==> flow/design.v <==
    localparam ADD     = 4'b0000;
    localparam SUB     = 4'b0001;
    localparam OR      = 4'b0010;
    localparam AND     = 4'b0011;
    localparam XOR     = 4'b0100;
    localparam NOT     = 4'b0101;
    localparam READ    = 4'b0110;
    localparam WRITE   = 4'b0111;
    localparam LOAD    = 4'b1000;
    localparam CMP     = 4'b1001;
    localparam SHIFT   = 4'b1010;
    localparam JMP     = 4'b1011;
    localparam JMPC    = 4'b1100;
    localparam SPECIAL = 4'b1101;
    localparam STACK   = 4'b1110;
    localparam MEM_NOP   = 2'b00;
    localparam MEM_READ  = 2'b01;
    localparam MEM_WRITE = 2'b10;
    localparam CMP_EQ_BIT       = 0;
    localparam CMP_RA_GT_RB_BIT = 1;
    localparam CMP_RB_GT_RA_BIT = 2;
    localparam CMP_RA_ZERO_BIT  = 3;
    localparam CMP_RB_ZERO_BIT  = 4;
    localparam CMP_CODE_EQ       = 3'b000;
    localparam CMP_CODE_RA_GT_RB = 3'b001;
    localparam CMP_CODE_RB_GT_RA = 3'b010;
    localparam CMP_CODE_RA_ZERO  = 3'b011;
    localparam CMP_CODE_RB_ZERO  = 3'b100;
    localparam FETCH         = 10'b0000000001;
    localparam DECODE        = 10'b0000000010;
    localparam REG_READ      = 10'b0000000100;
    localparam EXEC          = 10'b0000001000;
    localparam STORE         = 10'b0000010000;
    localparam REG_WRITE     = 10'b0000100000;
    localparam FETCH_IRQ_NUM = 10'b0001000000;
    localparam SAVE_PC       = 10'b0010000000;
    localparam ENTER_ISR     = 10'b0100000000;
    localparam DECREMENT_SP  = 10'b1000000000;
    localparam RAM_SIZE  = 16'h8000;
    localparam APP       = 16'h0064;
    localparam TIMER1_COUNT         = RAM_SIZE - 10;
    localparam TIMER_ENABLE         = RAM_SIZE - 9;
    localparam UART_1_RW            = RAM_SIZE - 2;
    localparam UART_1_RX_DATA_READY = RAM_SIZE - 1;
    localparam UART_1_TX_READY      = RAM_SIZE;
module alu(input wire I_clk,
    input wire I_reset,
    input wire I_enable,
    input wire[3:0] I_opcode,
    input wire I_opcode_mode,
    input wire[7:0] I_immediate,
    input wire[15:0] I_pc,
    input wire[15:0] I_rA,
    input wire[15:0] I_rB,
    input wire[2:0] I_compare_code,
    input wire I_irq_active,
    output reg[15:0] O_out,
    output reg O_write_rD,
    output reg O_write_pc,
    output reg O_irq_enable,
    output reg[1:0] O_memory_size,
    output reg[1:0] O_memory_mode);
     localparam ADD     = 4'b0000;
    localparam SUB     = 4'b0001;
    localparam OR      = 4'b0010;
    localparam AND     = 4'b0011;
    localparam XOR     = 4'b0100;
    localparam NOT     = 4'b0101;
    localparam READ    = 4'b0110;
    localparam WRITE   = 4'b0111;
    localparam LOAD    = 4'b1000;
    localparam CMP     = 4'b1001;
    localparam SHIFT   = 4'b1010;
    localparam JMP     = 4'b1011;
    localparam JMPC    = 4'b1100;
    localparam SPECIAL = 4'b1101;
    localparam STACK   = 4'b1110;
     localparam MEM_NOP   = 2'b00;
    localparam MEM_READ  = 2'b01;
    localparam MEM_WRITE = 2'b10;
     localparam CMP_EQ_BIT       = 0;
    localparam CMP_RA_GT_RB_BIT = 1;
    localparam CMP_RB_GT_RA_BIT = 2;
    localparam CMP_RA_ZERO_BIT  = 3;
    localparam CMP_RB_ZERO_BIT  = 4;
    localparam CMP_CODE_EQ       = 3'b000;
    localparam CMP_CODE_RA_GT_RB = 3'b001;
    localparam CMP_CODE_RB_GT_RA = 3'b010;
    localparam CMP_CODE_RA_ZERO  = 3'b011;
    localparam CMP_CODE_RB_ZERO  = 3'b100;
localparam OPCODE_MODE_SIGNED = 1'b0;
localparam OPCODE_MODE_UNSIGNED = 1'b1;
localparam OPCODE_MODE_HI = 1'b1;
localparam OPCODE_MODE_LO = 1'b0;
localparam OPCODE_MODE_IMMEDIATE = 1'b1;
reg irq_recover;
always @(posedge I_clk)
begin: ALU
    if (I_reset) begin
        O_irq_enable <= 0;
        irq_recover <= 0;
    end
    else begin
    if (I_enable == 1) begin
        if (I_opcode == ADD)
        begin
            if (I_opcode_mode == OPCODE_MODE_SIGNED)
            begin
                if (I_immediate[0] == 1) begin
                    O_out <= $signed(I_rA) + $signed({{12{I_immediate[4]}}, I_immediate[4:1]});
                end
                else begin
                    O_out <= $signed(I_rA) + $signed(I_rB);
                end
            end
            else begin
                if (I_immediate[0] == 1) begin
                    O_out <= $unsigned(I_rA) + $unsigned({12'b0, I_immediate[4:1]});
                end
                else begin
                    O_out <= $unsigned(I_rA) + $unsigned(I_rB);
                end
            end
            O_write_pc <= 0;
            O_write_rD <= 1;
            O_memory_mode <= MEM_NOP;
            O_memory_size <= 1;
        end
        else if (I_opcode == SUB)
        begin
            if (I_opcode_mode == OPCODE_MODE_SIGNED)
            begin
                if (I_immediate[0] == 1) begin
                    O_out <= $signed(I_rA) - $signed({{12{I_immediate[4]}}, I_immediate[4:1]});
                end
                else begin
                    O_out <= $signed(I_rA) - $signed(I_rB);
                end
            end
            else begin
                if (I_immediate[0] == 1) begin
                    O_out <= $unsigned(I_rA) - $signed({12'b0, I_immediate[4:1]});
                end
                else begin
                    O_out <= $unsigned(I_rA) - $unsigned(I_rB);
                end
            end
            O_write_pc <= 0;
            O_write_rD <= 1;
            O_memory_mode <= MEM_NOP;
            O_memory_size <= 1;
        end
        else if (I_opcode == OR)
        begin
            if (I_opcode_mode == OPCODE_MODE_IMMEDIATE) begin
                O_out <= I_rA | {11'b0, I_immediate[4:0]};
            end 
            else begin 
                O_out <= I_rA | I_rB;
            end
            O_write_pc <= 0;
            O_write_rD <= 1;
            O_memory_mode <= MEM_NOP;
            O_memory_size <= 1;
        end
        else if (I_opcode == AND)
        begin
            if (I_opcode_mode == OPCODE_MODE_IMMEDIATE) begin
                O_out <= I_rA & {11'b0, I_immediate[4:0]};
            end 
            else begin 
                O_out <= I_rA & I_rB;
            end
            O_write_pc <= 0;
            O_write_rD <= 1;
            O_memory_mode <= MEM_NOP;
            O_memory_size <= 1;
        end
        else if (I_opcode == XOR)
        begin
            if (I_opcode_mode == OPCODE_MODE_IMMEDIATE) begin
                O_out <= I_rA ^ {11'b0, I_immediate[4:0]};
            end 
            else begin 
                O_out <= I_rA ^ I_rB;
            end
            O_write_pc <= 0;
            O_write_rD <= 1;
            O_memory_mode <= MEM_NOP;
            O_memory_size <= 1;
        end
        else if (I_opcode == NOT)
        begin
            O_out <= ~I_rA;
            O_write_pc <= 0;
            O_write_rD <= 1;
            O_memory_mode <= MEM_NOP;
            O_memory_size <= 1;
        end
        else if (I_opcode == READ)
        begin
            O_out <= $signed(I_rA) + $signed({{11{I_immediate[4]}}, I_immediate[4:0]});
            O_write_pc <= 0;
            O_write_rD <= 1;
            O_memory_mode <= MEM_READ;
            O_memory_size <= I_opcode_mode == 1 ? 2 : 1;
        end
        else if (I_opcode == WRITE)
        begin
            O_out <= $signed(I_rA) + $signed({{11{I_immediate[4]}}, I_immediate[4:0]});
            O_write_pc <= 0;
            O_write_rD <= 0;
            O_memory_mode <= MEM_WRITE;
            O_memory_size <= I_opcode_mode == 1 ? 2 : 1;
        end
        else if (I_opcode == LOAD)
        begin
            if (I_opcode_mode == OPCODE_MODE_HI)
            begin
                O_out[15:8] <= I_immediate;
                O_out[7:0] <= 0;
            end
            else begin
                O_out[15:8] <= 0;
                O_out[7:0] <= I_immediate;
            end
            O_write_pc <= 0;
            O_write_rD <= 1;
            O_memory_mode <= MEM_NOP;
            O_memory_size <= 1;
        end
        else if (I_opcode == CMP)
        begin
            if (I_opcode_mode == OPCODE_MODE_SIGNED)
            begin
                O_out[CMP_RB_GT_RA_BIT] <= $signed(I_rA) < $signed(I_rB) ? 1 : 0;
                O_out[CMP_RA_GT_RB_BIT] <= $signed(I_rA) > $signed(I_rB) ? 1 : 0;
                O_out[CMP_EQ_BIT]       <= $signed(I_rA) == $signed(I_rB) ? 1 : 0;
                O_out[CMP_RA_ZERO_BIT]  <= $signed(I_rA) == 0 ? 1 : 0;
                O_out[CMP_RB_ZERO_BIT]  <= $signed(I_rB) == 0 ? 1 : 0;
            end
            else
            begin
                O_out[CMP_RB_GT_RA_BIT] <= $unsigned(I_rA) < $unsigned(I_rB) ? 1 : 0;
                O_out[CMP_RA_GT_RB_BIT] <= $unsigned(I_rA) > $unsigned(I_rB) ? 1 : 0;
                O_out[CMP_EQ_BIT]       <= $unsigned(I_rA) == $unsigned(I_rB) ? 1 : 0;
                O_out[CMP_RA_ZERO_BIT]  <= $unsigned(I_rA) == 0 ? 1 : 0;
                O_out[CMP_RB_ZERO_BIT]  <= $unsigned(I_rB) == 0 ? 1 : 0;
            end
            O_out[15:5] <= 0;
            O_write_pc <= 0;
            O_write_rD <= 1;
            O_memory_mode <= MEM_NOP;
            O_memory_size <= 1;
        end
        else if (I_opcode == SHIFT)
        begin
            if (I_opcode_mode == 1) begin
                O_out <= I_rA >> $unsigned(I_immediate);
            end
            else begin
                O_out <= I_rA << $unsigned(I_immediate);
            end
            O_write_pc <= 0;
            O_write_rD <= 1;
            O_memory_mode <= MEM_NOP;
            O_memory_size <= 1;
        end
        else if (I_opcode == JMP)
        begin
            if (I_opcode_mode == 0) begin
                O_out <= $signed(I_pc) + $signed({{8{I_immediate[7]}}, I_immediate});
            end
            else begin
                O_out <= I_rA;
            end
            O_write_pc <= 1;
            O_write_rD <= 0;
            O_memory_mode <= MEM_NOP;
            O_memory_size <= 1;
        end
        else if (I_opcode == JMPC)
        begin
            if (I_opcode_mode == 1) begin
                O_out <= $signed(I_pc) + $signed({{8{I_immediate[4]}}, I_immediate});
            end
            else begin
                O_out <= I_rB;
            end
            O_memory_mode <= MEM_NOP;
            O_memory_size <= 1;
            O_write_rD <= 0;
            if (I_compare_code == CMP_CODE_EQ)
            begin
                O_write_pc <= I_rA[CMP_EQ_BIT] == 1 ? 1 : 0;
            end
            else if(I_compare_code == CMP_CODE_RA_GT_RB)
            begin
                O_write_pc <= I_rA[CMP_RA_GT_RB_BIT] == 1 ? 1 : 0;
            end
            else if(I_compare_code == CMP_CODE_RB_GT_RA)
            begin
                O_write_pc <= I_rA[CMP_RB_GT_RA_BIT] == 1 ? 1 : 0;
            end
            else if(I_compare_code == CMP_CODE_RA_ZERO)
            begin
                O_write_pc <= I_rA[CMP_RA_ZERO_BIT] == 1 ? 1 : 0;
            end
            else if(I_compare_code == CMP_CODE_RB_ZERO)
            begin
                O_write_pc <= I_rA[CMP_RB_ZERO_BIT] == 1 ? 1 : 0;
            end
        end
        else if(I_opcode == SPECIAL)
        begin
            if (I_immediate[2:0] == 3'b000) begin 
                O_out <= I_pc;
                O_memory_mode <= MEM_NOP;
                O_write_rD <= 1;
                O_write_pc <= 0;
                O_memory_size <= 1;
            end
            else if (I_immediate[2:0] == 3'b001) begin 
                O_out <= I_pc;
                O_memory_mode <= MEM_NOP;
                O_write_rD <= 0;
                O_write_pc <= 0;
                O_memory_size <= 1;
                O_irq_enable <= 1;
                irq_recover <= 1;
            end
            else if (I_immediate[2:0] == 3'b010) begin 
                O_out <= I_pc;
                O_memory_mode <= MEM_NOP;
                O_write_rD <= 0;
                O_write_pc <= 0;
                O_memory_size <= 1;
                O_irq_enable <= 0;
                irq_recover <= 0;
            end
            else if (I_immediate[2:0] == 3'b100) begin 
                O_out <= $signed(I_rA) + 2;
                O_memory_mode <= MEM_READ;
                O_write_rD <= 0;
                O_write_pc <= 1;
                O_memory_size <= 2;
                O_irq_enable <= irq_recover;
            end
        end
        else if(I_opcode == STACK)
        begin
            if (I_opcode_mode == 0) begin
                O_out <= $signed(I_rA) - 2;
                O_memory_mode <= MEM_WRITE;
                O_write_rD <= 1;
                O_write_pc <= 0;
                O_memory_size <= 2;
            end 
            else if (I_opcode_mode == 1) begin
                O_out <= $signed(I_rA) + 2;
                O_memory_mode <= MEM_READ;
                O_write_rD <= 1;
                O_write_pc <= 0;
                O_memory_size <= 2;
            end
        end
    end
    if (I_irq_active) begin
        O_irq_enable <= 0;
    end
    end
end
endmodule
module ctrl_unit(input wire I_clk, 
    input wire I_reset,
    /*verilator lint_off UNUSED*/
    input wire[15:0] I_instruction,
    input wire I_mem_ready,
    input wire I_data_ready,
    input wire I_irq_enabled,
    input wire I_irq_active,
    output reg O_irq_ack,
    output reg[9:0] O_state,
    output reg O_execute,
    output reg O_push_pc);
     localparam ADD     = 4'b0000;
    localparam SUB     = 4'b0001;
    localparam OR      = 4'b0010;
    localparam AND     = 4'b0011;
    localparam XOR     = 4'b0100;
    localparam NOT     = 4'b0101;
    localparam READ    = 4'b0110;
    localparam WRITE   = 4'b0111;
    localparam LOAD    = 4'b1000;
    localparam CMP     = 4'b1001;
    localparam SHIFT   = 4'b1010;
    localparam JMP     = 4'b1011;
    localparam JMPC    = 4'b1100;
    localparam SPECIAL = 4'b1101;
    localparam STACK   = 4'b1110;
     localparam FETCH         = 10'b0000000001;
    localparam DECODE        = 10'b0000000010;
    localparam REG_READ      = 10'b0000000100;
    localparam EXEC          = 10'b0000001000;
    localparam STORE         = 10'b0000010000;
    localparam REG_WRITE     = 10'b0000100000;
    localparam FETCH_IRQ_NUM = 10'b0001000000;
    localparam SAVE_PC       = 10'b0010000000;
    localparam ENTER_ISR     = 10'b0100000000;
    localparam DECREMENT_SP  = 10'b1000000000;
reg mem_wait, wait_irq_number, irq_save_pc;
reg[15:0] instr;
always @(posedge I_clk)
begin: CTRL_UNIT
    if (I_reset == 1) 
    begin
        mem_wait <= 0;
        O_state <= 1;
        O_execute <= 0;
        O_irq_ack <= 0;
        O_push_pc <= 0;
        wait_irq_number <= 0;
        irq_save_pc <= 0;
    end
    else if (O_state == FETCH)
    begin
        if (I_mem_ready == 1 && mem_wait == 0)
        begin
            O_execute <= 1;
            mem_wait <= 1;
        end
        else if (mem_wait == 1)
        begin
            O_execute <= 0;
            if (I_data_ready == 1)
            begin
                mem_wait <= 0;
                O_state <= DECODE;
            end
        end
    end
    else if (O_state == DECODE)
    begin
        O_state <= REG_READ;
        instr <= I_instruction;
    end
    else if (O_state == REG_READ)
    begin
        O_state <= EXEC;
    end
    else if (O_state == EXEC)
    begin
        if (instr[15:12] == WRITE || instr[15:12] == READ || (instr[15:12] == SPECIAL && instr[2:0] == 3'b100) || instr[15:12] == STACK)
        begin
            if (I_mem_ready == 1 && mem_wait == 0)
            begin
                O_execute <= 1;
                mem_wait <= 1;
            end
            O_state <= STORE; 
        end
        else 
        begin
            O_state <= REG_WRITE;
        end
    end
    else if (O_state == STORE)
    begin
        if (I_mem_ready == 1 && mem_wait == 0)
        begin
            O_execute <= 1;
            mem_wait <= 1;
        end
        else if (mem_wait == 1)
        begin
            O_execute <= 0;
            if (((instr[15:12] == WRITE || (instr[15:12] == STACK && instr[8] == 0)) && I_mem_ready == 1) 
                || ((instr[15:12] == READ || (instr[15:12] == SPECIAL && instr[2:0] == 3'b100) || (instr[15:12] == STACK && instr[8])) && I_data_ready == 1))
            begin
                mem_wait <= 0;
                O_state <= REG_WRITE;
            end
        end
    end
    else if (O_state == REG_WRITE)
    begin
        if ((instr[15:12] == STACK && instr[8]) || (instr[15:12] == SPECIAL && instr[2:0] == 3'b100)) begin
            O_state <= DECREMENT_SP;
        end
        else begin
if (I_irq_enabled && I_irq_active && irq_save_pc == 0) begin
                O_irq_ack <= 1;
                O_state <= FETCH_IRQ_NUM;
            end
            else if (irq_save_pc == 1) begin
                irq_save_pc <= 0;
                O_push_pc <= 0;
                O_state <= ENTER_ISR;
            end
            else begin
                O_state <= FETCH;
            end
        end
    end
    else if (O_state == FETCH_IRQ_NUM) begin
        O_irq_ack <= 0;
        if (wait_irq_number == 1) begin
            O_state <= SAVE_PC;
            wait_irq_number <= 0;
        end
        else begin
            wait_irq_number <= 1;
        end
    end
    else if (O_state == SAVE_PC) begin
        irq_save_pc <= 1;
        O_push_pc <= 1;
        O_irq_ack <= 0;
        O_state <= DECODE;
    end
    else if (O_state == ENTER_ISR) begin
        O_state <= FETCH;
    end
    else if (O_state == DECREMENT_SP) begin
        if (I_irq_enabled && I_irq_active && irq_save_pc == 0) begin
            O_irq_ack <= 1;
            O_state <= FETCH_IRQ_NUM;
        end
        else if (irq_save_pc == 1) begin
            irq_save_pc <= 0;
            O_push_pc <= 0;
            O_state <= ENTER_ISR;
        end
        else begin
            O_state <= FETCH;
        end
    end
end
endmodule
module decoder(input wire I_clk,
    input wire I_reset, 
    input wire I_enable,
    input wire[15:0] I_instruction,
    output reg [3:0] O_opcode,
    output reg[2:0] O_rD_select,
    output reg[1:0] O_rD_write_pos,
    output reg[2:0] O_rA_select,
    output reg[2:0] O_rB_select,
    output reg[7:0] O_immediate,
    output reg O_mode);
     localparam ADD     = 4'b0000;
    localparam SUB     = 4'b0001;
    localparam OR      = 4'b0010;
    localparam AND     = 4'b0011;
    localparam XOR     = 4'b0100;
    localparam NOT     = 4'b0101;
    localparam READ    = 4'b0110;
    localparam WRITE   = 4'b0111;
    localparam LOAD    = 4'b1000;
    localparam CMP     = 4'b1001;
    localparam SHIFT   = 4'b1010;
    localparam JMP     = 4'b1011;
    localparam JMPC    = 4'b1100;
    localparam SPECIAL = 4'b1101;
    localparam STACK   = 4'b1110;
always @(posedge I_clk)
begin: decoder
    if (I_enable == 1 && I_reset == 0)
    begin
        O_opcode    <= I_instruction[15:12];
        O_rD_select <= I_instruction[11:9];
        O_rA_select <= I_instruction[7:5];
        O_rB_select <= I_instruction[4:2];
        O_mode      <= I_instruction[8];
        if (I_instruction[15:12] == WRITE)
        begin
            O_immediate <= {{3{I_instruction[11]}}, I_instruction[11:9], I_instruction[1:0]}; 
            O_rD_write_pos <= 0;
        end
        else if(I_instruction[15:12] == LOAD || I_instruction[15:12] == JMP)
        begin
            O_immediate <= I_instruction[7:0];
            if (I_instruction[8] == 0) begin
                O_rD_write_pos <= 1;
            end
            else begin
                O_rD_write_pos <= 2;
            end
        end
        else begin
            O_immediate <= {{3{I_instruction[4]}}, I_instruction[4:0]};
            O_rD_write_pos <= 0;
        end
    end
end
endmodule
module mem_ctrl(input wire I_clk,
    input wire I_reset, 
    input wire I_exec,
    input wire I_write,
    input wire[1:0] I_size,
    input wire[15:0] I_addr, 
    input wire[15:0] I_data,
    input wire MEM_ready,
    input wire[15:0] MEM_data_in,
    input wire MEM_data_ready,
    output reg[15:0] O_data, 
    output reg O_data_ready,
    output reg O_ready,
    output reg MEM_exec,
    output reg MEM_write,
    output reg[15:0] MEM_addr,
    output reg[1:0] MEM_size,
    output reg[15:0] MEM_data_out);
reg[1:0] state;
always @(*)
begin
    MEM_addr = I_addr;
    MEM_write = I_write;
    MEM_size = I_size;
    MEM_data_out = I_data;
    O_data = MEM_data_in;
    if (state == 0)
    begin
        O_ready = MEM_ready && !I_exec;
    end
    else
    begin
        O_ready = 0;
    end
end
always @(posedge I_clk)
begin: MEM_CTRL
    if (I_reset == 1) begin
        state <= 0;
        MEM_exec <= 0;
        O_data_ready <= 0;
    end
    else begin
        if (state == 0 && I_exec == 1 && MEM_ready == 1) 
        begin
            O_data_ready <= 0;
            MEM_exec <= 1;
            if (I_write == 1) 
            begin
                state <= 2;
            end
            else
            begin
                state <= 1;
            end
        end
        else if (state == 1)
        begin
            MEM_exec <= 0;
            if (MEM_data_ready == 1)
            begin
                O_data_ready <= 1;
                state <= 2;  
            end
        end
        else if (state == 2)
        begin
            MEM_exec <= 0;
            O_data_ready <= 0;
            if (MEM_ready == 1)
            begin
                state <= 0;
            end
        end
    end
end
endmodule
module pc(input wire I_clk,
    input wire I_reset,
    input wire I_enable,
    input wire[15:0] I_in,
    input wire I_write,
    output reg[15:0] O_out);
always @(posedge I_clk)
begin: PC
    if (I_reset == 1) begin
        O_out <= 0;
    end
    else if (I_enable == 1)
    begin
        if (I_write == 1)
        begin
            O_out <= I_in;
        end
        else begin
            O_out <= O_out + 2;
        end
    end
end
endmodule
module register(input wire I_clk,
    input wire I_reset, 
    input wire I_enable,
    input wire[2:0] I_rD_select,
    input wire[2:0] I_rA_select,
    input wire[2:0] I_rB_select,
    input wire[15:0] I_rD_in,
    input wire I_rD_write,
    input wire[1:0] I_rD_write_pos,
    output reg[15:0] O_rA_out,
    output reg[15:0] O_rB_out);
reg[15:0] registers[0:7];
integer i;
always @(posedge I_clk)
begin: register
    if (I_reset) begin
        for (i=0; i < 8; i=i+1) begin
            registers[i] <= 0;
        end
    end
    else if (I_enable == 1)
    begin
        O_rA_out <= registers[I_rA_select];
        O_rB_out <= registers[I_rB_select];
        if (I_rD_write == 1)
        begin
            if (I_rD_write_pos == 0) begin
                registers[I_rD_select] <= I_rD_in;
            end
            else if (I_rD_write_pos == 1) begin
                registers[I_rD_select][7:0] <= I_rD_in[7:0];
            end
            else if(I_rD_write_pos == 2) begin
                registers[I_rD_select][15:8] <= I_rD_in[15:8];
            end
        end
    end
end
endmodule
module core(input wire I_clk, 
    input wire I_reset,
    input wire I_irq_active,
    input wire MEM_ready,
    input wire[15:0] MEM_data_in, 
    input wire MEM_data_ready,
    output reg O_irq_ack,
    output reg MEM_exec, 
    output reg MEM_write,
    output reg[1:0] MEM_size, 
    output reg[15:0] MEM_addr, 
    output reg[15:0] MEM_data_out);
     localparam ADD     = 4'b0000;
    localparam SUB     = 4'b0001;
    localparam OR      = 4'b0010;
    localparam AND     = 4'b0011;
    localparam XOR     = 4'b0100;
    localparam NOT     = 4'b0101;
    localparam READ    = 4'b0110;
    localparam WRITE   = 4'b0111;
    localparam LOAD    = 4'b1000;
    localparam CMP     = 4'b1001;
    localparam SHIFT   = 4'b1010;
    localparam JMP     = 4'b1011;
    localparam JMPC    = 4'b1100;
    localparam SPECIAL = 4'b1101;
    localparam STACK   = 4'b1110;
     localparam FETCH         = 10'b0000000001;
    localparam DECODE        = 10'b0000000010;
    localparam REG_READ      = 10'b0000000100;
    localparam EXEC          = 10'b0000001000;
    localparam STORE         = 10'b0000010000;
    localparam REG_WRITE     = 10'b0000100000;
    localparam FETCH_IRQ_NUM = 10'b0001000000;
    localparam SAVE_PC       = 10'b0010000000;
    localparam ENTER_ISR     = 10'b0100000000;
    localparam DECREMENT_SP  = 10'b1000000000;
     localparam MEM_NOP   = 2'b00;
    localparam MEM_READ  = 2'b01;
    localparam MEM_WRITE = 2'b10;
    localparam RAM_SIZE  = 16'h8000;
    localparam APP       = 16'h0064;
    localparam TIMER1_COUNT         = RAM_SIZE - 10;
    localparam TIMER_ENABLE         = RAM_SIZE - 9;
    localparam UART_1_RW            = RAM_SIZE - 2;
    localparam UART_1_RX_DATA_READY = RAM_SIZE - 1;
    localparam UART_1_TX_READY      = RAM_SIZE;
localparam PUSH_PC_INSTRUCTION = {STACK, 4'b1110, {3{1'b1}}, 5'b00001};
reg alu_enable, decoder_enable, register_enable, pc_enable, mem_enable;
wire push_pc;
reg write_rD, pc_write, mem_write;
wire alu_pc_write, mem_ready, mem_execute, mem_data_ready, alu_write_rD, mode, irq_ack, alu_irq_enable;
wire[1:0] rD_write_pos;
reg[1:0] memory_mode, memory_size, alu_memory_size;
reg[2:0] reg_rD_select, rD_select, rA_select, rB_select;
reg[3:0] opcode;
reg[7:0] immediate;
reg[15:0] irq_number, pc_out, pc_in, rA_out, rB_out, alu_out, register_in, instruction, mem_addr, mem_data_in, mem_data_out;
/*verilator lint_off UNUSED*/
reg[9:0] state;
reg read_irq_number;
reg[15:0] instruction_q;
alu alu(.I_clk(I_clk),
    .I_reset(I_reset), 
    .I_enable(alu_enable),
    .I_opcode(opcode),
    .I_opcode_mode(mode),
    .I_immediate(immediate),
    .I_pc(pc_out),
    .I_rA(rA_out),
    .I_rB(rB_out),
    .I_compare_code(rD_select),
    .I_irq_active(irq_ack),
    .O_memory_mode(memory_mode),
    .O_memory_size(alu_memory_size),
    .O_out(alu_out),
    .O_write_rD(alu_write_rD),
    .O_write_pc(alu_pc_write),
    .O_irq_enable(alu_irq_enable));
ctrl_unit ctrl_unit(.I_clk(I_clk),
    .I_reset(I_reset),
    .I_irq_active(I_irq_active),
    .I_irq_enabled(alu_irq_enable), 
    .I_instruction(instruction),
    .I_mem_ready(mem_ready),
    .I_data_ready(mem_data_ready),
    .O_irq_ack(irq_ack),
    .O_state(state),
    .O_execute(mem_execute),
    .O_push_pc(push_pc));
decoder decoder(.I_clk(I_clk), 
    .I_reset(I_reset), 
    .I_enable(decoder_enable),
    .I_instruction(instruction),
    .O_opcode(opcode),
    .O_rD_select(rD_select),
    .O_rD_write_pos(rD_write_pos),
    .O_rA_select(rA_select),
    .O_rB_select(rB_select),
    .O_immediate(immediate),
    .O_mode(mode));
mem_ctrl mem_ctrl(.I_clk(I_clk), 
    .I_reset(I_reset), 
    .I_exec(mem_execute),
    .I_write(mem_write),
    .I_size(memory_size),
    .I_addr(mem_addr),
    .I_data(mem_data_in),
    .O_data(mem_data_out),
    .O_data_ready(mem_data_ready),
    .O_ready(mem_ready),
    .MEM_ready(MEM_ready),
    .MEM_exec(MEM_exec),
    .MEM_write(MEM_write),
    .MEM_size(MEM_size),
    .MEM_addr(MEM_addr),
    .MEM_data_out(MEM_data_out),
    .MEM_data_in(MEM_data_in),
    .MEM_data_ready(MEM_data_ready));
register register(.I_clk(I_clk), 
    .I_reset(I_reset), 
    .I_enable(register_enable),
    .I_rD_write(write_rD),
    .I_rD_select(reg_rD_select),
    .I_rD_write_pos(rD_write_pos),
    .I_rA_select(rA_select),
    .I_rB_select(rB_select),
    .O_rA_out(rA_out),
    .O_rB_out(rB_out),
    .I_rD_in(register_in));
pc pc(.I_clk(I_clk),
    .I_reset(I_reset), 
    .I_in(pc_in),
    .I_enable(pc_enable),
    .I_write(pc_write),
    .O_out(pc_out));
always @(posedge I_clk)
begin: INSTRUCTION_HOLD
    if (state == DECODE) begin
        instruction_q <= instruction;
    end
end
always @(posedge I_clk)
begin: IRQ_READ_NUMBER
    if (I_reset == 1) begin
        read_irq_number <= 0;
    end
    else if (irq_ack == 1) begin
        read_irq_number <= 1;
    end
    if (read_irq_number == 1) begin
        irq_number <= MEM_data_in;
        read_irq_number <= 0;
    end
end
always @(*)
begin
    begin
        if (state == DECODE) begin
            instruction = push_pc ? PUSH_PC_INSTRUCTION : MEM_data_in; 
        end
        else begin
            instruction = instruction_q;
        end
        decoder_enable = state == DECODE;
        register_enable = (state == REG_READ) || (state == REG_WRITE) || (state == DECREMENT_SP);
        alu_enable = state == EXEC;
        mem_enable = (state == STORE) || (state == SAVE_PC);
        pc_enable = (state == REG_WRITE) || (state == ENTER_ISR);
        mem_data_in = (opcode == STACK && instruction[0] == 1) ? pc_out : rB_out;
        write_rD = ((state == REG_WRITE) && alu_write_rD) || (state == DECREMENT_SP);
        memory_size = (state == FETCH) ? 2 : alu_memory_size;
        O_irq_ack = irq_ack;
        if (state != FETCH && ((opcode == SPECIAL && instruction[2:0] == 3'b100) || (opcode == STACK && instruction[8] == 1))) begin
            mem_addr = rA_out;
        end
        else begin
            mem_addr = mem_enable ? alu_out : pc_out;
        end
        if (state == DECREMENT_SP) begin
            reg_rD_select = rA_select;
        end
        else begin
            reg_rD_select = rD_select;
        end
        if (state == ENTER_ISR) begin
            pc_in = APP + irq_number * 2;
            pc_write = 1;
        end
        else if (instruction[15:12] == SPECIAL && instruction[2:0] == 3'b100) begin
            pc_in = mem_data_out;
            pc_write = 1;
        end
        else begin
            pc_in = alu_out;
            pc_write = alu_pc_write;
        end
        if (memory_mode == MEM_READ && state != DECREMENT_SP) begin
            register_in = mem_data_out;
        end
        else begin
            register_in = alu_out;
        end
        if (mem_enable && memory_mode == MEM_WRITE)
        begin
            mem_write = 1;
        end
        else begin
            mem_write = 0;
        end
    end
end
endmodule
Wiki page: core / tool data

Reports on core. Module core before and after one edit of its RTL, step after step. Lines under "original" count in the file above, lines under "edited" in the edited file. "difference": "edited" minus "original" as printed here. Cell names lack the library's common part. A cell with -- has no value.

Design top: core. Clock: I_clk. Library: sky130hd. Library corner: tt_025C_1v80.

The edit. Unified diff, file above to edited file. The edited RTL no longer does the same as the RTL above: the edit was made by script, with no optimisation intended.

```diff
@@ -911,5 +911,5 @@
         end
         else begin
-            mem_addr = mem_enable ? alu_out : pc_out;
+            mem_addr = pc_out;
         end
         if (state == DECREMENT_SP) begin
```

Elaborated design. Yosys after proc, flatten, opt, wreduce and memory -nomap, before mapping. Memory bits, and registers merged into a memory's read port (data or address), are not among the register bits. Print and check cells are not counted. Yosys's memory passes give these memory sizes; they may raise the number of words (mostly to a power of two), join words into wider ones and drop unused or constant bits.

Storage and ports: memory bits (writable) (original 128, edited 128, difference 0); word-level cells (original 673, edited 672, difference -1); memories (original 1, edited 1, difference 0); register bits after elaboration (original 132, edited 132, difference 0); output and inout bits (original 37, edited 37, difference 0).

Cells by class: $lt $le $gt $ge (original 4, edited 4, difference 0); equality and inequality tests (original 70, edited 70, difference 0); shift operators (original 2, edited 2, difference 0); add/subtract/negate cells (original 15, edited 15, difference 0); multiplexer cells (original 436, edited 435, difference -1); reductions and logical operators (original 75, edited 75, difference 0); bitwise operators (original 34, edited 34, difference 0).

Operators with widths: 2-to-1 mux 16 bit (original 24, edited 23, difference -1); 2-to-1 mux 1 bit (original 285, edited 285, difference 0); 2-to-1 mux 8 bit (original 37, edited 37, difference 0); 2-to-1 mux 2 bit (original 35, edited 35, difference 0); 2-to-1 mux 3 bit (original 34, edited 34, difference 0); inverter 1 bit (original 25, edited 25, difference 0); logical AND 1 bit (original 20, edited 20, difference 0); 2-to-1 mux 10 bit (original 19, edited 19, difference 0); logical OR 1 bit (original 15, edited 15, difference 0); equality test 4 bit with constant B (original 12, edited 12, difference 0); equality test 4 x 3 -> 1 bit with constant B (original 7, edited 7, difference 0); != test 2 x 1 -> 1 bit with constant B (original 5, edited 5, difference 0); nonzero test 3 bit (original 5, edited 5, difference 0); equality test 3 bit with constant B (original 4, edited 4, difference 0); OR reduction 2 bit (original 4, edited 4, difference 0); equality test 2 x 1 -> 1 bit with constant B (original 3, edited 3, difference 0); equality test 2 bit with constant B (original 3, edited 3, difference 0); equality test 3 x 2 -> 1 bit with constant B (original 3, edited 3, difference 0); != test 2 bit with constant B (original 3, edited 3, difference 0); adder 16 bit (original 2, edited 2, difference 0); adder 16 x 4 -> 16 bit (original 2, edited 2, difference 0); equality test 16 bit (original 2, edited 2, difference 0); equality test 3 x 1 -> 1 bit with constant B (original 2, edited 2, difference 0); equality test 4 x 2 -> 1 bit with constant B (original 2, edited 2, difference 0); > comparator 16 bit (original 2, edited 2, difference 0); logical NOT 16 bit (original 2, edited 2, difference 0); logical NOT 2 bit (original 2, edited 2, difference 0); logical NOT 3 bit (original 2, edited 2, difference 0).

The list need not be complete.

Logic depth. Yosys ltp: most cells in a row. Word level: on the elaborated netlist, between registers, memories and ports. Mapped: between sequential cells and ports; inverters and the memories' decode and read muxes count.

Logic depth: word-level depth (original 19, edited 19, difference 0); ABC_AREA (original 0, edited 0); depth in mapped cells (original 14, edited 14, difference 0).

After synthesis. Source: synth_stat.txt of the flow (Yosys; design flattened, memories mapped). It holds for the ABC_AREA given above (unset counts as 0); a run with the other value may have another netlist.

Synthesis totals: cells in the netlist (original 2697, edited 2637, difference -60); cell area after synthesis (µm²) (original 24248.3, edited 23847.9, difference -400.4); mapped flip-flops (original 286, edited 286, difference 0).

Cells by type: o21ai_1 (original 7, edited 49, difference +42); o21ai_0 (original 173, edited 138, difference -35); nand2_1 (original 248, edited 222, difference -26); a21oi_1 (original 190, edited 210, difference +20); a211oi_1 (original 49, edited 34, difference -15); a2111oi_0 (original 13, edited 1, difference -12); buf_1 (original 34, edited 23, difference -11); a21o_1 (original 29, edited 19, difference -10); o221ai_1 (original 22, edited 12, difference -10); nor3_1 (original 76, edited 67, difference -9); nand2b_1 (original 37, edited 45, difference +8); o21bai_1 (original 8, edited 16, difference +8); xnor2_1 (original 101, edited 94, difference -7); nor4_1 (original 21, edited 14, difference -7); o21a_1 (original 9, edited 16, difference +7); inv_1 (original 102, edited 96, difference -6); nor2b_1 (original 23, edited 17, difference -6); and3_1 (original 21, edited 15, difference -6).

The list need not be complete. The figures by module come from a second, unflattened synthesis with its own total; it is not the netlist above.

Unflattened totals: cells (unflattened synthesis) (original 2833, edited 2793, difference -40); area total of the unflattened synthesis (µm²) (original 26540.5, edited 26237.7, difference -302.8).

Rows give one instance, submodules left out.

By module, original: alu (seq. area 700.7 µm², cells 1635, area 11583.6 µm², instances 1); register (seq. area 4804.6 µm², cells 477, area 7993.9 µm², instances 1); core (seq. area 950.9 µm², cells 299, area 2977.9 µm², instances 1); ctrl_unit (seq. area 560.5 µm², cells 172, area 1524.0 µm², instances 1); pc (seq. area 320.3 µm², cells 126, area 1002.2 µm², instances 1); decoder (seq. area 720.7 µm², cells 50, area 870.8 µm², instances 1); mem_ctrl (seq. area 100.1 µm², cells 74, area 588.1 µm², instances 1).

By module, edited: alu (seq. area 700.7 µm², cells 1635, area 11583.6 µm², instances 1); register (seq. area 4804.6 µm², cells 477, area 7993.9 µm², instances 1); core (seq. area 950.9 µm², cells 259, area 2675.1 µm², instances 1); ctrl_unit (seq. area 560.5 µm², cells 172, area 1524.0 µm², instances 1); pc (seq. area 320.3 µm², cells 126, area 1002.2 µm², instances 1); decoder (seq. area 720.7 µm², cells 50, area 870.8 µm², instances 1); mem_ctrl (seq. area 100.1 µm², cells 74, area 588.1 µm², instances 1).

Worst setup path after synthesis. OpenSTA on the mapped netlist: ideal clock, no wires. The path of least setup slack (recovery checks aside). Input and output delay are each 20% of the period. Register names are those of the netlist, which keeps one name where synthesis merged equal registers.

Timing path after synthesis: kind (original in2out, edited in2out); start point (original input port MEM_data_in[1], edited input port MEM_data_in[0]); end point (original output port MEM_addr[5], edited output port MEM_addr[10]); data required time (ns) (original 5.600, edited 5.600, difference 0.000); delay of the path (ns) (original 1.417, edited 1.361, difference -0.056); launch time at the first pin (ns) (original 1.400, edited 1.400, difference 0.000); path buffers (original 1, edited 2, difference +1); path slack (ns) (original 2.783, edited 2.839, difference +0.056); driving pins on the path (original 7, edited 7, difference 0); arrival time (ns) (original 2.817, edited 2.761, difference -0.056); period (ns) (original 7.0, edited 7.0, difference 0.0); period reached after synthesis (ns) (original 4.217, edited 4.161, difference -0.056).

"delay of the path" = arrival - input delay + setup time. A path that ends at an output port has no setup time. "driving pins on the path": output pins that drive a net of the path, with the launching flip-flop's if there is one; two outputs of one cell count as two. "period reached after synthesis" is the clock period less the worst setup slack; recovery checks do not enter. This is arithmetic on one report: input and output delays are still those of the set period (20% each). Between the ends stands the longest chain of elaborated cells between them, by number of cells; it is not shown to be the way that was timed. Of several equally long chains one is given. A line is the first line of the expression or statement that the cell stems from. Yosys adds cells for indexed reads and writes and turns some case tables into memories.

On the way, after synthesis, original:
Path through: a22o_1 nor3_1 a22oi_1 nor3_1 clkbuf_1 nand2_1 o21ai_0. The entry for length of the longest elaborated chain reads 7.

Ends and longest elaborated chain, after synthesis, original: start: declaration (line 740) `input wire[15:0] MEM_data_in,`; 2-to-1 mux 16 bit (line 895) `instruction = push_pc ? PUSH_PC_INSTRUCTION : MEM_data_in;`; 2-to-1 mux 16 bit (line 894) `if (state == DECODE) begin`; equality test 3 bit (line 909) `if (state != FETCH && ((opcode == SPECIAL && instruction[2:0] == 3'b100) || (opcode == STACK && instruction[8] ...`; logical AND 1 bit (line 909); logical OR 1 bit (line 909); logical AND 1 bit (line 909); 2-to-1 mux 16 bit (line 909); end: declaration (line 746) `output reg[15:0] MEM_addr,`.

On the way, after synthesis, edited:
Path through: o22a_1 nor3_4 a22oi_1 or3_1 clkbuf_1 clkbuf_1 o21ai_1. The entry for length of the longest elaborated chain reads 7.

Ends and longest elaborated chain, after synthesis, edited: start: declaration (line 740) `input wire[15:0] MEM_data_in,`; 2-to-1 mux 16 bit (line 895) `instruction = push_pc ? PUSH_PC_INSTRUCTION : MEM_data_in;`; 2-to-1 mux 16 bit (line 894) `if (state == DECODE) begin`; equality test 3 bit (line 909) `if (state != FETCH && ((opcode == SPECIAL && instruction[2:0] == 3'b100) || (opcode == STACK && instruction[8] ...`; logical AND 1 bit (line 909); logical OR 1 bit (line 909); logical AND 1 bit (line 909); 2-to-1 mux 16 bit (line 909); end: declaration (line 746) `output reg[15:0] MEM_addr,`.

Worst path after layout. Path of least setup slack in the final report of the runs of pair 1 (OpenROAD, finished layout, wires in). Where an end is a register, its clock arrival counts in the times.

Timing path after layout: kind (original reg2out, edited reg2out); start point (original register ctrl_unit.O_state, edited register ctrl_unit.O_state); end point (original output port MEM_addr[14], edited output port MEM_addr[3]); arrival time (ns) (original 3.90, edited 3.82, difference -0.08); driving pins on the path (original 10, edited 9, difference -1); data required time (ns) (original 4.38, edited 4.38, difference 0.00); path buffers (original 2, edited 2, difference 0); launch time at the first pin (ns) (original 0.54, edited 0.55, difference +0.01); path slack (ns) (original 0.48, edited 0.57, difference +0.09); period (ns) (original 5.48, edited 5.48, difference 0.00).

Where an end lacks its bit number, it is one bit of the signal, or one of the new flip-flops if synthesis recoded a state register. At most two assigning lines are given for a register; there are more.

On the way, after layout, original:
Path through: dfxtp_1 nand2b_1 o22a_1 nor3_1 a22oi_1 nor3_2 buf_4 nand2_1 o21ai_0 clkdlybuf4s50_1.

Ends and longest elaborated chain, after layout, original: start: declaration (line 383) `output reg[9:0] O_state,`; start: assignment (line 418) `O_state <= 1;`; start: assignment (line 438) `O_state <= DECODE;`; end: declaration (line 746) `output reg[15:0] MEM_addr,`.

original: No chain of elaborated cells between the ends is given. Nets of the timed path that keep an RTL name, with a line that drives or declares them; the list need not be complete.

Nets with RTL names, path after layout, original: ctrl_unit.I_instruction[0] (line 894) `if (state == DECODE) begin`.

On the way, after layout, edited:
Path through: dfxtp_1 or2_1 or3_1 nor3_1 or3_1 buf_4 nand2_1 o21ai_1 clkdlybuf4s50_1.

Ends and longest elaborated chain, after layout, edited: start: declaration (line 383) `output reg[9:0] O_state,`; start: assignment (line 418) `O_state <= 1;`; start: assignment (line 438) `O_state <= DECODE;`; end: declaration (line 746) `output reg[15:0] MEM_addr,`.

edited: No chain of elaborated cells between the ends is given.

Layout results. Runs of the flow (Yosys, OpenROAD) on both versions; the two runs of a pair have the same settings. The constraints put input and output delay at 20% of the set period each and load the outputs with 0.01 pF.

Flow settings, pair 1:
Under period_ns stands 5.48. For CAP_MARGIN the number is 20. For CORE_MARGIN the number is 2. CORE_UTILIZATION: 40. For SLEW_MARGIN the number is 20.

Measured results, pair 1: standard-cell area after routing (µm²) (original 26764.4, edited 26198.9, difference -565.5); netlist area reported by Yosys (µm²) (original 24248.3, edited 23847.9, difference -400.4); power consumption (W) (original 0.004813, edited 0.004461, difference -0.000352); worst hold slack in the final report (ns) (original 0.458, edited 0.468, difference +0.010); clock period achieved (ns) (original 5.001, edited 4.912, difference -0.089); worst setup slack after layout (ns) (original 0.479, edited 0.568, difference +0.089); utilization after layout (%) (original 44.5, edited 44.4, difference -0.1); post-route setup TNS (ns) (original 0.000, edited 0.000, difference 0.000); die outline area (µm²) (original 62605.0, edited 61588.3, difference -1016.7).

Flow settings, pair 2:
For CAP_MARGIN the number is 5. CORE_UTILIZATION: 25. For CTS_CLUSTER_DIAMETER the number is 380. The figure for CTS_CLUSTER_SIZE is 93. The entry for GPL_TIMING_DRIVEN reads 1. MAX_ROUTING_LAYER: met4. The entry for PLACE_DENSITY reads 0.92. For SETUP_SLACK_MARGIN the number is 0.79. Under period_ns stands 8.12. For CORE_MARGIN the number is 2. For SLEW_MARGIN the number is 20.

Measured results, pair 2: standard-cell area after routing (µm²) (original 26350.3, edited 25956.1, difference -394.2); netlist area reported by Yosys (µm²) (original 24248.3, edited 23847.9, difference -400.4); power consumption (W) (original 0.002328, edited 0.002309, difference -0.000019); worst hold slack in the final report (ns) (original 0.477, edited 0.482, difference +0.005); clock period achieved (ns) (original 6.008, edited 6.073, difference +0.065); worst setup slack after layout (ns) (original 2.112, edited 2.047, difference -0.065); utilization after layout (%) (original 27.3, edited 27.4, difference +0.1); post-route setup TNS (ns) (original 0.000, edited 0.000, difference 0.000); die outline area (µm²) (original 99499.2, edited 97878.3, difference -1620.9).

"clock period achieved" = clock period - worst setup slack. The figure is calculated, with input and output delays left at 20% of the set period. By "power consumption" is meant OpenSTA's value without simulated activity: inputs other than the clock are taken to toggle once in ten clock periods, and the tool carries that through the logic.
